==> flow/design.v <==
module chipmunk
	#(parameter addrSize = 12)
	(input clk,
	 input reset,
	 input [addrSize-1:0] startPC,
	 input [7:0] dataBus,
	 output [7:0] dataBusWrite,
	 output reg [addrSize-1:0] addrBus,
	 output weMem,
	 output done);
	reg [7:0] aReg;               
	reg [7:0] xReg;               
	reg [7:0] yReg;               
	reg [5:0] spReg;              
	reg [addrSize-1:0] pcReg;     
	reg [addrSize-1:0] pcRegAlt;  
	reg [addrSize-1:0] eaReg;     
	reg [7:0] dataReg;            
	wire [7:0] dataRegPlus = dataReg+1;  
	reg cFlagReg, zFlagReg, nFlagReg;
	reg [5:0] opcode;             
	reg [1:0] parameter_size;     
	reg [3:0] state;              
	reg finished;                 
	reg [7:0] dataBusOutput;        
	reg [3:0] nextState;            
	wire [7:0] addSubResult;        
	wire addSubCarryOut;
	wire [7:0] shifterResult;       
	wire shifterCarry;
	wire [7:0] bitOperationResult;  
	wire OpLoadA         = opcode[5:1] == 5'b00000;
	wire OpLoadX         = opcode[5:1] == 5'b00001;
	wire OpLoadY         = opcode[5:1] == 5'b00010;
	wire OpIncDecMem     = opcode[5:2] == 4'b0111 && opcode[0];
	wire OpRolRorMem     = (opcode == 6'b011001 || opcode == 6'b011011);
	wire OpIncDec        = opcode[5:1] == 5'b10101;
	wire OpInxDex        = opcode[5:1] == 5'b10110;
	wire OpInyDey        = opcode[5:1] == 5'b10111;
	wire OpSta           = opcode == 6'b100001;
	wire OpStx           = opcode == 6'b100011;
	wire OpSty           = opcode == 6'b100101;
	wire OpLdaY          = opcode == 6'b101000;
	wire OpStaY          = opcode == 6'b101001;
	wire OpIndexY        = opcode[5:1] == 5'b10100;  
	wire OpSetCarryFlag  = opcode[5:1] == 5'b00011;
	wire OpUseAdder      = opcode[5:3] == 3'b001;
	wire OpUseBitOp      = opcode[5:2] == 4'b0100;
	wire OpUseShifter    = opcode[5:2] == 4'b0110;
	wire OpAdderUseCarry = opcode[5:2] == 4'b0011;
	wire OpCpx           = opcode[5:1] == 5'b01011;
	wire OpCpy           = opcode == 6'b011100;
	wire OpDoCompare     = opcode[5:2] == 4'b0101 || OpCpy;
	wire OpSubtractInstead = OpDoCompare ||                           
	                         (opcode[5:3] == 3'b001 && opcode[1]) ||  
	                         (opcode[5:3] == 3'b101 && opcode[0]);    
	wire aluUseX         = OpCpx || OpInxDex;
	wire aluUseY         = OpCpy || OpInyDey;
	reg OpReadMemory;  
	wire OpReadMemory2   = dataBus[2] && !dataBus[7] && dataBus[7:2] != 6'b000111;  
	wire OpBranch        = opcode[5:3] == 3'b111;  
	wire flagsMatch      = (!opcode[2] && (!opcode[1] || (opcode[0] == nFlagReg)))     
                        || (opcode[2]  && ((!opcode[1] && (opcode[0] == zFlagReg))     
                                         || (opcode[1] && (opcode[0] == cFlagReg))));  
	wire BranchTaken     = OpBranch && flagsMatch;
	always @(posedge clk) begin
		if (!reset)
			finished <= 0;
		else if(state == 4'b0000 && dataBus == 8'h83)  
			finished <= 1;
	end
	always @(posedge clk) begin
		if (!reset)
			state <= 4'b0000;
		else 
			state <= nextState; 
	end
	always @(posedge clk) begin
		if (state == 4'b0000) begin
			opcode <= dataBus[7:2];
			parameter_size <= dataBus[1:0];
			eaReg <= 0;    
			OpReadMemory <= OpReadMemory2;
			dataReg <= (dataBus[7:3] == 5'b10101 || dataBus[7:3] == 5'b10110 || dataBus[7:3] == 5'b10111);
		end else if(state == 4'b0001) begin  
			dataReg <= dataBus;
			eaReg[7:0] <= dataBus;
		end else if(state == 4'b0010 || state == 4'b1111)  
			eaReg[addrSize-1:8] <= dataBus;
		else if(state == 4'b0101)  
			dataReg <= dataBus + (OpIncDecMem ? (opcode[1] ? 8'hff : 8'h01): 0);
		else if (state == 4'b0011 || state == 4'b0100)  
			eaReg <= eaReg + ((state == 4'b0100) ? yReg : xReg);
		else if (state == 4'b0111)  
			eaReg <= {{8{dataReg[7]}}, dataReg[7:0]} + pcReg;
		else if (state == 4'b1110)  
			eaReg[7:0] <= dataBus;
	end
	always @(posedge clk) begin
		if (!reset)
			spReg <= 6'b111111;
		else if (state == 4'b1100 ||
		        (state == 4'b0000 &&
					((dataBus[7:5] == 3'b110 && dataBus[2])  
					|| (dataBus[7:2] == 6'b100111))  
				))
			spReg <= spReg + 1'b1;  
		else if (state == 4'b1000 || state == 4'b1010 || state == 4'b1011)
			spReg <= spReg - 1'b1;  
	end
	wire [7:0] aluLeft = aluUseX ? xReg : (aluUseY ? yReg : aReg);
	assign { addSubCarryOut, addSubResult } = 
		OpAdderUseCarry ? (OpSubtractInstead ?  
			aluLeft + {1'b0, ~dataReg[7:0]} + cFlagReg
			: aluLeft + dataReg + cFlagReg)
		: (OpSubtractInstead ?  
			aluLeft + {1'b0, ~dataReg[7:0]} + 1'b1  
			: aluLeft + dataReg);
	assign bitOperationResult = opcode[1] ? (aReg ^ dataReg) : ~(aReg | dataReg);
	wire [7:0] shifterLeft = opcode[0] ? dataReg : aReg;
	assign shifterResult = opcode[1] ?  
			(shifterLeft >> 1) | ((opcode[0] && cFlagReg) ? 8'b10000000 : 8'b00000000)  
			:(shifterLeft << 1) | ((opcode[0] && cFlagReg) ? 8'b00000001 : 8'b00000000);
	assign shifterCarry = opcode[1] ? shifterLeft[0] : shifterLeft[7];
	always @(posedge clk) begin
		if (state == 4'b0110) begin
			if (OpLoadA || OpLdaY)  
				aReg <= dataReg;
			else if (OpUseAdder || OpIncDec)  
				aReg <= addSubResult;
			else if (OpUseBitOp)  
				aReg <= bitOperationResult;
			else if (OpUseShifter && !opcode[0])  
				aReg <= shifterResult;
			else if (opcode == 6'b100100 || opcode == 6'b100110)  
				aReg <= xReg;
		end else if(state == 4'b1001 && opcode[2:1] == 2'b01)  
			aReg <= dataBus;
	end
	always @(posedge clk) begin
		if (state == 4'b0110) begin
			if (OpLoadX)  
				xReg <= dataReg;
			else if(OpInxDex)  
				xReg <= addSubResult;
			else if (opcode == 6'b100010 || opcode == 6'b100110)  
				xReg <= aReg;
		end else if(state == 4'b1001 && opcode[2:1] == 2'b10)  
			xReg <= dataBus;
	end
	always @(posedge clk) begin
		if (state == 4'b0110) begin
			if (OpLoadY)  
				yReg <= dataReg;
			else if(OpInyDey)  
				yReg <= addSubResult;
		end else if(state == 4'b1001 && opcode[2:1] == 2'b11)  
			yReg <= dataBus;
	end
	always @(posedge clk) begin
		if (state == 4'b0110) begin
			if (OpSetCarryFlag)  
				cFlagReg <= opcode[0];
			else if (OpUseAdder || OpDoCompare || OpIncDec || OpInxDex || OpInyDey) begin  
				nFlagReg <= addSubResult[7];
				zFlagReg <= (addSubResult == 8'b00000000) ? 1 : 0;
				if (OpUseAdder || OpDoCompare)  
					cFlagReg <= addSubCarryOut;
			end else if(OpUseBitOp) begin
				nFlagReg <= bitOperationResult[7];
				zFlagReg <= (bitOperationResult == 8'b00000000) ? 1 : 0;
			end else if(OpUseShifter) begin
				nFlagReg <= shifterResult[7];
				zFlagReg <= (shifterResult == 8'b00000000) ? 1 : 0;
				cFlagReg <= shifterCarry;
			end else if(OpLoadA || OpLoadX || OpLoadY || OpIncDecMem) begin
				nFlagReg <= dataReg[7];
				zFlagReg <= (dataReg == 8'b00000000) ? 1 : 0;
			end
		end else if(state == 4'b1001 && opcode[2:1] == 2'b00)
			{nFlagReg, zFlagReg, cFlagReg} <= dataBus[2:0];
	end
	always @(posedge clk) begin
		if (!reset)
			pcReg <= startPC; 
		else if(state == 4'b0000 || state == 4'b0001 || state == 4'b0010)
			pcReg <= pcReg + 1'b1;
		else if(state == 4'b0110 && BranchTaken) begin
			pcRegAlt <= pcReg;                  
			pcReg <= eaReg;
		end else if(state == 4'b1100) begin
			pcRegAlt[7:0] <= dataBus;           
		end else if(state == 4'b1101) begin
			pcReg <= {pcRegAlt[7:0], dataBus};  
		end
	end
	always @* begin
		case (state)
			4'b0101, 4'b0110:  
				addrBus <= eaReg;
			4'b1000, 4'b1001, 4'b1010, 4'b1011, 4'b1100, 4'b1101: 
				addrBus <= { {(addrSize-9){1'b0}}, 1'b1, 1'b1, 1'b1, spReg };  
			4'b0000, 4'b0001, 4'b0010:  
				addrBus <= pcReg;
			4'b1110:
				addrBus <= {{(addrSize-8){1'b0}}, dataReg};
			4'b1111:
				addrBus <= {{(addrSize-8){1'b0}}, dataRegPlus};
			default:
				addrBus <= {addrSize{1'b0}};
		endcase
	end
	always @* begin
		if (state == 4'b0110 && (OpSta || OpStaY))
			dataBusOutput <= aReg;
		else if (state == 4'b0110 && OpStx)
			dataBusOutput <= xReg;
		else if (state == 4'b0110 && OpSty)
			dataBusOutput <= yReg;
		else if (state == 4'b0110 && OpRolRorMem)  
			dataBusOutput <= shifterResult;
		else if (state == 4'b0110 && OpIncDecMem)  
			dataBusOutput <= dataReg;
		else if (state == 4'b1000)  
			dataBusOutput <= (opcode[2:1] == 2'b00) ? {1'b0, 1'b0, 1'b0, 1'b0, 1'b0, nFlagReg, zFlagReg, cFlagReg} :
			                 (opcode[2:1] == 2'b01) ? aReg :
			                 (opcode[2:1] == 2'b10) ? xReg :
			                 yReg;
		else if (state == 4'b1010)
			dataBusOutput <= pcRegAlt[7:0];
		else if (state == 4'b1011)
			dataBusOutput <= { {(16-addrSize){1'b0}}, pcRegAlt[addrSize-1:8] };
		else
			dataBusOutput <= 8'b00000000;
	end
	wire writeCycle =  ((state == 4'b0110 && (OpSta || OpStx || OpSty || OpStaY || OpIncDecMem || OpRolRorMem)) || state == 4'b1000 || state == 4'b1010 || state == 4'b1011);
	assign weMem = !writeCycle;  
	assign dataBusWrite = dataBusOutput;  
	assign done = finished;
	always @* begin		
		case (state)
			4'b0000:
				nextState = (dataBus[7:2] == 6'b100111) ? 4'b1100 :
					((dataBus[7:5] == 3'b110 && !dataBus[2]) ? 4'b1000 : 
					((dataBus[7:5] == 3'b110 && dataBus[2]) ? 4'b1001 :
					(dataBus[0] || dataBus[1]) ? 4'b0001 :
					(OpReadMemory2 ? 4'b0101 : 4'b0110)));
			4'b0001:
				nextState = parameter_size[1] ? 4'b0010 :   
				           (OpReadMemory ? 4'b0101 :     
				           (OpBranch ? 4'b0111 :          
				           (OpIndexY ? 4'b1110 :                 
				           4'b0110)));                         
			4'b0010:
				nextState = parameter_size[0] ? 4'b0011 :         
				(OpReadMemory ? 4'b0101 :                
				(OpIndexY ? 4'b0100 :                             
				4'b0110));
			4'b0011:
				nextState = OpReadMemory ? 4'b0101 : 4'b0110;
			4'b0101, 4'b0111:               
				nextState = 4'b0110;
			4'b0110:
				nextState = (BranchTaken && opcode[2:0] == 3'b001) ? 4'b1010 : 4'b0000;  
			4'b1011, 4'b1101, 4'b1001, 4'b1000:
				nextState = 4'b0000;
			4'b0100:
				nextState = OpLdaY ? 4'b0101 : 4'b0110;
			4'b1100:
				nextState = 4'b1101;
			4'b1010:
				nextState = 4'b1011;
			4'b1110:  
				nextState = 4'b1111;
			4'b1111:  
				nextState = 4'b0100;
		endcase
	end
endmodule
-- Step by step through the tools: chipmunk
Tool output for the design above, in the order of the flow.
Line numbers count from 1 in the design file above.
Cell names lack the library's common part.
Not given: -
- top module: chipmunk
- clock: clk
- library: sky130hd
- library corner: tt_025C_1v80

-- Elaborated design
Source: Yosys, flattened and elaborated, memories not mapped. Widths are those after wreduce. Registers that Yosys merges into a memory's read port (data or address) are not register bits. Print and check cells do not count. Equal cells are merged and count once.
- flip-flop bits (word level) at 91
- latch bits at 0
- RAM bits: 0
- noted ROM bits: 0
- noted word width x clocked read ports: 0
- noted memories kept: 0
- add/sub/neg operators: 12
- $mul at 0
- div/mod/pow operators: 0
- noted magnitude comparators: 0
- eq/ne operators at 70
- shift-type cells: 0
- mux-type cells at 106
- noted bitwise operators: 8
- noted reduce/logical cells: 106
- operator list (kind ; number):
    8-bit 2-to-1 mux ; 47
    12-bit parallel mux with 5-bit select ; 1
    12-bit 2-to-1 mux ; 5
    6-bit == test (second input constant) ; 9
    4-bit 2-to-1 mux ; 13
    4-bit parallel mux with 12-bit select ; 1
    1-bit logical OR ; 40
    5-bit == test (second input constant) ; 7
    4-bit by 3-bit == test with 1-bit output (second input constant) ; 8
    4-bit == test (second input constant) ; 8
    8-bit zero test ; 4
    1-bit logical AND ; 28
    1-bit 2-to-1 mux ; 27
    9-bit 2-to-1 mux ; 3
    4-bit inequality test (second input constant) ; 5
    6-bit by 5-bit == test with 1-bit output (second input constant) ; 3
    8-bit by 8-bit adder with 9-bit output ; 2
    9-bit by 1-bit adder with 9-bit output ; 2
    8-bit NOT ; 2
    3-bit AND reduction ; 5
    12-bit by 1-bit adder with 12-bit output (second input constant) ; 1
    12-bit adder ; 1
    12-bit by 8-bit adder with 12-bit output ; 1
    2-bit nonzero test ; 6
    4-bit by 2-bit == test with 1-bit output (second input constant) ; 3
    6-bit 2-to-1 mux ; 2
    2-bit AND reduction ; 5
    5-bit by 2-bit == test with 1-bit output (second input constant) ; 2
Other operator kinds: 40; their cells: 61.

-- Logic depth
Longest topological path by Yosys (ltp), each cell counted once; first at word level (registers and memories cut), then after technology mapping (sequential cells cut; the memories' decode and read muxes count).
- depth in word-level cells: 13
- ABC_AREA: 0
- gate-level depth with buffers: 23

-- After synthesis
The flow's flattened synthesis, as Yosys stat reports it; memories are mapped. The netlist is that of the ABC_AREA named above (0 if unset); the other value can give another one.
The area totals of this step are shown rounded.
- cell types (cell ; number ; area in all (um2)):
    edfxtp_1 ; 68 ; 2.04E+03
    ha_1 ; 61 ; 763.232
    dfxtp_1 ; 35 ; 700.672
    mux2i_1 ; 58 ; 580.557
    a21oi_1 ; 93 ; 465.446
    o21ai_0 ; 91 ; 455.437
    nand2_1 ; 119 ; 446.678
    xnor2_1 ; 49 ; 429.162
    nor2_1 ; 114 ; 427.91
    mux2_2 ; 28 ; 315.302
    a211oi_1 ; 34 ; 255.245
    clkbuf_1 ; 66 ; 247.738
    nor3_1 ; 43 ; 215.206
    inv_1 ; 57 ; 213.955
    nand3_1 ; 34 ; 170.163
    a21o_1 ; 19 ; 142.637
    nor2b_1 ; 22 ; 137.632
    fa_1 ; 6 ; 120.115
Other cell types: 72; their cells: 283.
- cell count at 1280
- mapped area: 0.01 mm2
- flip-flops at 103

-- Worst setup path after synthesis
Path of least setup slack by OpenSTA after synthesis, without wires, with an ideal clock, recovery checks aside; 20% of the period is set as input and as output delay. Where synthesis merged equal registers, the netlist keeps one of their names.
- path type: flip-flop to flip-flop
- from: register opcode[1]
- to: register nFlagReg
- period at 5.0 ns
- noted setup time: 0.180 ns
- launch time at the first pin: 0.000 ns
- arrival time at 4.747 ns
- data required time: 4.820 ns
- noted setup slack: 0.072 ns
- delay of the path: 4.927 ns
- noted driving pins on the path: 20
- path buffers: 4
- period reached after synthesis at 4.928 ns
"delay of the path" is the arrival time less input delay plus setup time.
"driving pins on the path" counts driving pins, that of a launching flip-flop among them; a cell with two outputs on the path counts twice.
"period reached after synthesis" = period - worst setup slack (recovery checks aside). The figure is calculated, with input and output delays left at 20% of the set period.
Between the ends stands the longest chain of elaborated cells between them, by number of cells; it is not shown to be the way that was timed. Of several equally long chains one is given.
A line is the first line of the expression or statement that the cell stems from. Yosys adds cells for indexed reads and writes and turns some case tables into memories.
At most two assigning lines are given for a register; there are more.
The path ends at the data pin of a flip-flop with enable; ways to the enable are not counted.
- cells stage by stage: edfxtp_1 -> buf_2 -> buf_2 -> buf_2 -> o31ai_1 -> and3_1 -> clkbuf_1 -> mux2i_1 -> o21ai_0 -> ha_1 -> fa_1 -> xor2_2 -> o2111ai_1 -> or4_4 -> o31a_1 -> nor3_1 -> o21ba_1 -> or2_1 -> mux2_1 -> o311ai_1
- cells in the longest elaborated chain at 11
- RTL lines, path post-synthesis (element ; line ; text):
    start, declared ; 21 ; reg [5:0] opcode;
    start, assigned ; 80 ; opcode <= dataBus[7:2];
    6-bit by 5-bit == test with 1-bit output ; 52 ; wire OpCpy = opcode == 6'b011100;
    1-bit logical OR ; 58 ; wire aluUseY = OpCpy || OpInyDey;
    8-bit 2-to-1 mux (2 in a row) ; 111 ; wire [7:0] aluLeft = aluUseX ? xReg : (aluUseY ? yReg : aReg);
    8-bit by 8-bit adder with 9-bit output ; 117 ; aluLeft + {1'b0, ~dataReg[7:0]} + 1'b1
    9-bit by 1-bit adder with 9-bit output ; 117 ;
    9-bit 2-to-1 mux ; 116 ; : (OpSubtractInstead ?
    9-bit 2-to-1 mux ; 113 ; OpAdderUseCarry ? (OpSubtractInstead ?
    1-bit 2-to-1 mux ; 164 ; else if (OpUseAdder || OpDoCompare || OpIncDec || OpInxDex || OpInyDey) begin
    1-bit 2-to-1 mux ; 162 ; if (OpSetCarryFlag)
    1-bit 2-to-1 mux ; 161 ; if (state == 4'b0110) begin
    end, assigned ; 165 ; nFlagReg <= addSubResult[7];
    end, assigned ; 170 ; nFlagReg <= bitOperationResult[7];
    end, declared ; 20 ; reg cFlagReg, zFlagReg, nFlagReg;

-- Worst path after layout
Path of least setup slack in the final report of entry A (OpenROAD, finished layout, wires in). Where an end is a register, its clock arrival counts in the times.
- path type: flip-flop to flip-flop
- from: register opcode[5]
- to: register nFlagReg
- period at 4.69 ns
- noted setup time: 0.18 ns
- launch time at the first pin: 0.36 ns
- arrival time at 4.67 ns
- data required time: 4.87 ns
- noted setup slack: 0.19 ns
- noted driving pins on the path: 17
- path buffers: 0
Between the ends stands the longest chain of elaborated cells between them, by number of cells; it is not shown to be the way that was timed. Of several equally long chains one is given.
At most two assigning lines are given for a register; there are more.
The path ends at the data pin of a flip-flop with enable; ways to the enable are not counted.
- cells stage by stage: edfxtp_1 -> nand2b_1 -> o31ai_1 -> and3_4 -> mux2i_1 -> o21ai_1 -> ha_1 -> fa_2 -> a211oi_4 -> o21bai_1 -> a21o_1 -> a2111oi_4 -> nand4b_1 -> mux2i_2 -> or2_1 -> mux2_1 -> o311ai_1
- cells in the longest elaborated chain at 11
- RTL lines, path after layout (element ; line ; text):
    start, declared ; 21 ; reg [5:0] opcode;
    start, assigned ; 80 ; opcode <= dataBus[7:2];
    6-bit by 5-bit == test with 1-bit output ; 52 ; wire OpCpy = opcode == 6'b011100;
    1-bit logical OR ; 58 ; wire aluUseY = OpCpy || OpInyDey;
    8-bit 2-to-1 mux (2 in a row) ; 111 ; wire [7:0] aluLeft = aluUseX ? xReg : (aluUseY ? yReg : aReg);
    8-bit by 8-bit adder with 9-bit output ; 117 ; aluLeft + {1'b0, ~dataReg[7:0]} + 1'b1
    9-bit by 1-bit adder with 9-bit output ; 117 ;
    9-bit 2-to-1 mux ; 116 ; : (OpSubtractInstead ?
    9-bit 2-to-1 mux ; 113 ; OpAdderUseCarry ? (OpSubtractInstead ?
    1-bit 2-to-1 mux ; 164 ; else if (OpUseAdder || OpDoCompare || OpIncDec || OpInxDex || OpInyDey) begin
    1-bit 2-to-1 mux ; 162 ; if (OpSetCarryFlag)
    1-bit 2-to-1 mux ; 161 ; if (state == 4'b0110) begin
    end, assigned ; 165 ; nFlagReg <= addSubResult[7];
    end, assigned ; 170 ; nFlagReg <= bitOperationResult[7];
    end, declared ; 20 ; reg cFlagReg, zFlagReg, nFlagReg;

Wiki page: chipmunk / flow data

Record of 3 stored runs of the RTL-to-layout flow on chipmunk, platform sky130hd. The runs are unordered. Constraints: input delay and output delay 20% of the set period each, output load 0.01 pF.
"clock period achieved": clock period set for the run, less the worst setup slack. It is reckoned from that one timing run; input and output delays stay at 20% of the period that was set.
"critical path time" is the time allowed to the run's worst setup path (the clock period less input and output delay, where it has them) less its slack. Clock arrival times count: a late capture clock shortens it, a late launch clock lengthens it.
"total design power": no workload was simulated; the value follows from the tool's default switching activity.
The measured numbers are rounded.

Entry A
Settings were CORE_UTILIZATION = 33; period_ns = 4.69; CAP_MARGIN = 20; CORE_MARGIN = 2; SLEW_MARGIN = 20
- post-synthesis cell area at 0.01 mm2
- noted the overall die area: 0.033 mm2
- standard-cell area after routing at 0.012 mm2
- utilization of the finished layout at 39 %
- worst setup slack after layout: 0.19 ns
- post-route setup TNS at 0.000 ns
- noted the total design power: 3400 uW
- noted the clock period achieved: 4.496 ns
- critical path time at 4.50 ns
- critical path type: flip-flop to flip-flop

Entry B
Settings were CELL_PAD_IN_SITES_DETAIL_PLACEMENT = 2; CELL_PAD_IN_SITES_GLOBAL_PLACEMENT = 2; CORE_ASPECT_RATIO = 1.88; CORE_MARGIN = 2; CORE_UTILIZATION = 24; CTS_CLUSTER_DIAMETER = 285; CTS_CLUSTER_SIZE = 66; HOLD_SLACK_MARGIN = 0.1; MAX_ROUTING_LAYER = met5; PLACE_DENSITY = 0.41; SLEW_MARGIN = 30; period_ns = 5.63; CAP_MARGIN = 20
- post-synthesis cell area at 0.01 mm2
- noted the overall die area: 0.045 mm2
- standard-cell area after routing at 0.012 mm2
- utilization of the finished layout at 28 %
- worst setup slack after layout: 0.32 ns
- post-route setup TNS at 0.000 ns
- noted the total design power: 3000 uW
- noted the clock period achieved: 5.313 ns
- critical path time at 5.31 ns
- critical path type: flip-flop to flip-flop

Entry C
Settings were CAP_MARGIN = 10; CELL_PAD_IN_SITES_DETAIL_PLACEMENT = 1; CELL_PAD_IN_SITES_GLOBAL_PLACEMENT = 3; CORE_ASPECT_RATIO = 1.1; CORE_MARGIN = 8; CORE_UTILIZATION = 40; CTS_CLUSTER_DIAMETER = 68; CTS_CLUSTER_SIZE = 76; GPL_ROUTABILITY_DRIVEN = 0; GPL_TIMING_DRIVEN = 1; HOLD_SLACK_MARGIN = 0.23; MAX_ROUTING_LAYER = met5; PLACE_DENSITY = 0.78; SETUP_SLACK_MARGIN = 0.03; period_ns = 5.0; SLEW_MARGIN = 20
- post-synthesis cell area at 0.01 mm2
- noted the overall die area: 0.031 mm2
- standard-cell area after routing at 0.012 mm2
- utilization of the finished layout at 46 %
- worst setup slack after layout: 0.32 ns
- post-route setup TNS at 0.000 ns
- noted the total design power: 3200 uW
- noted the clock period achieved: 4.680 ns
- critical path time at 4.68 ns
- critical path type: flip-flop to flip-flop
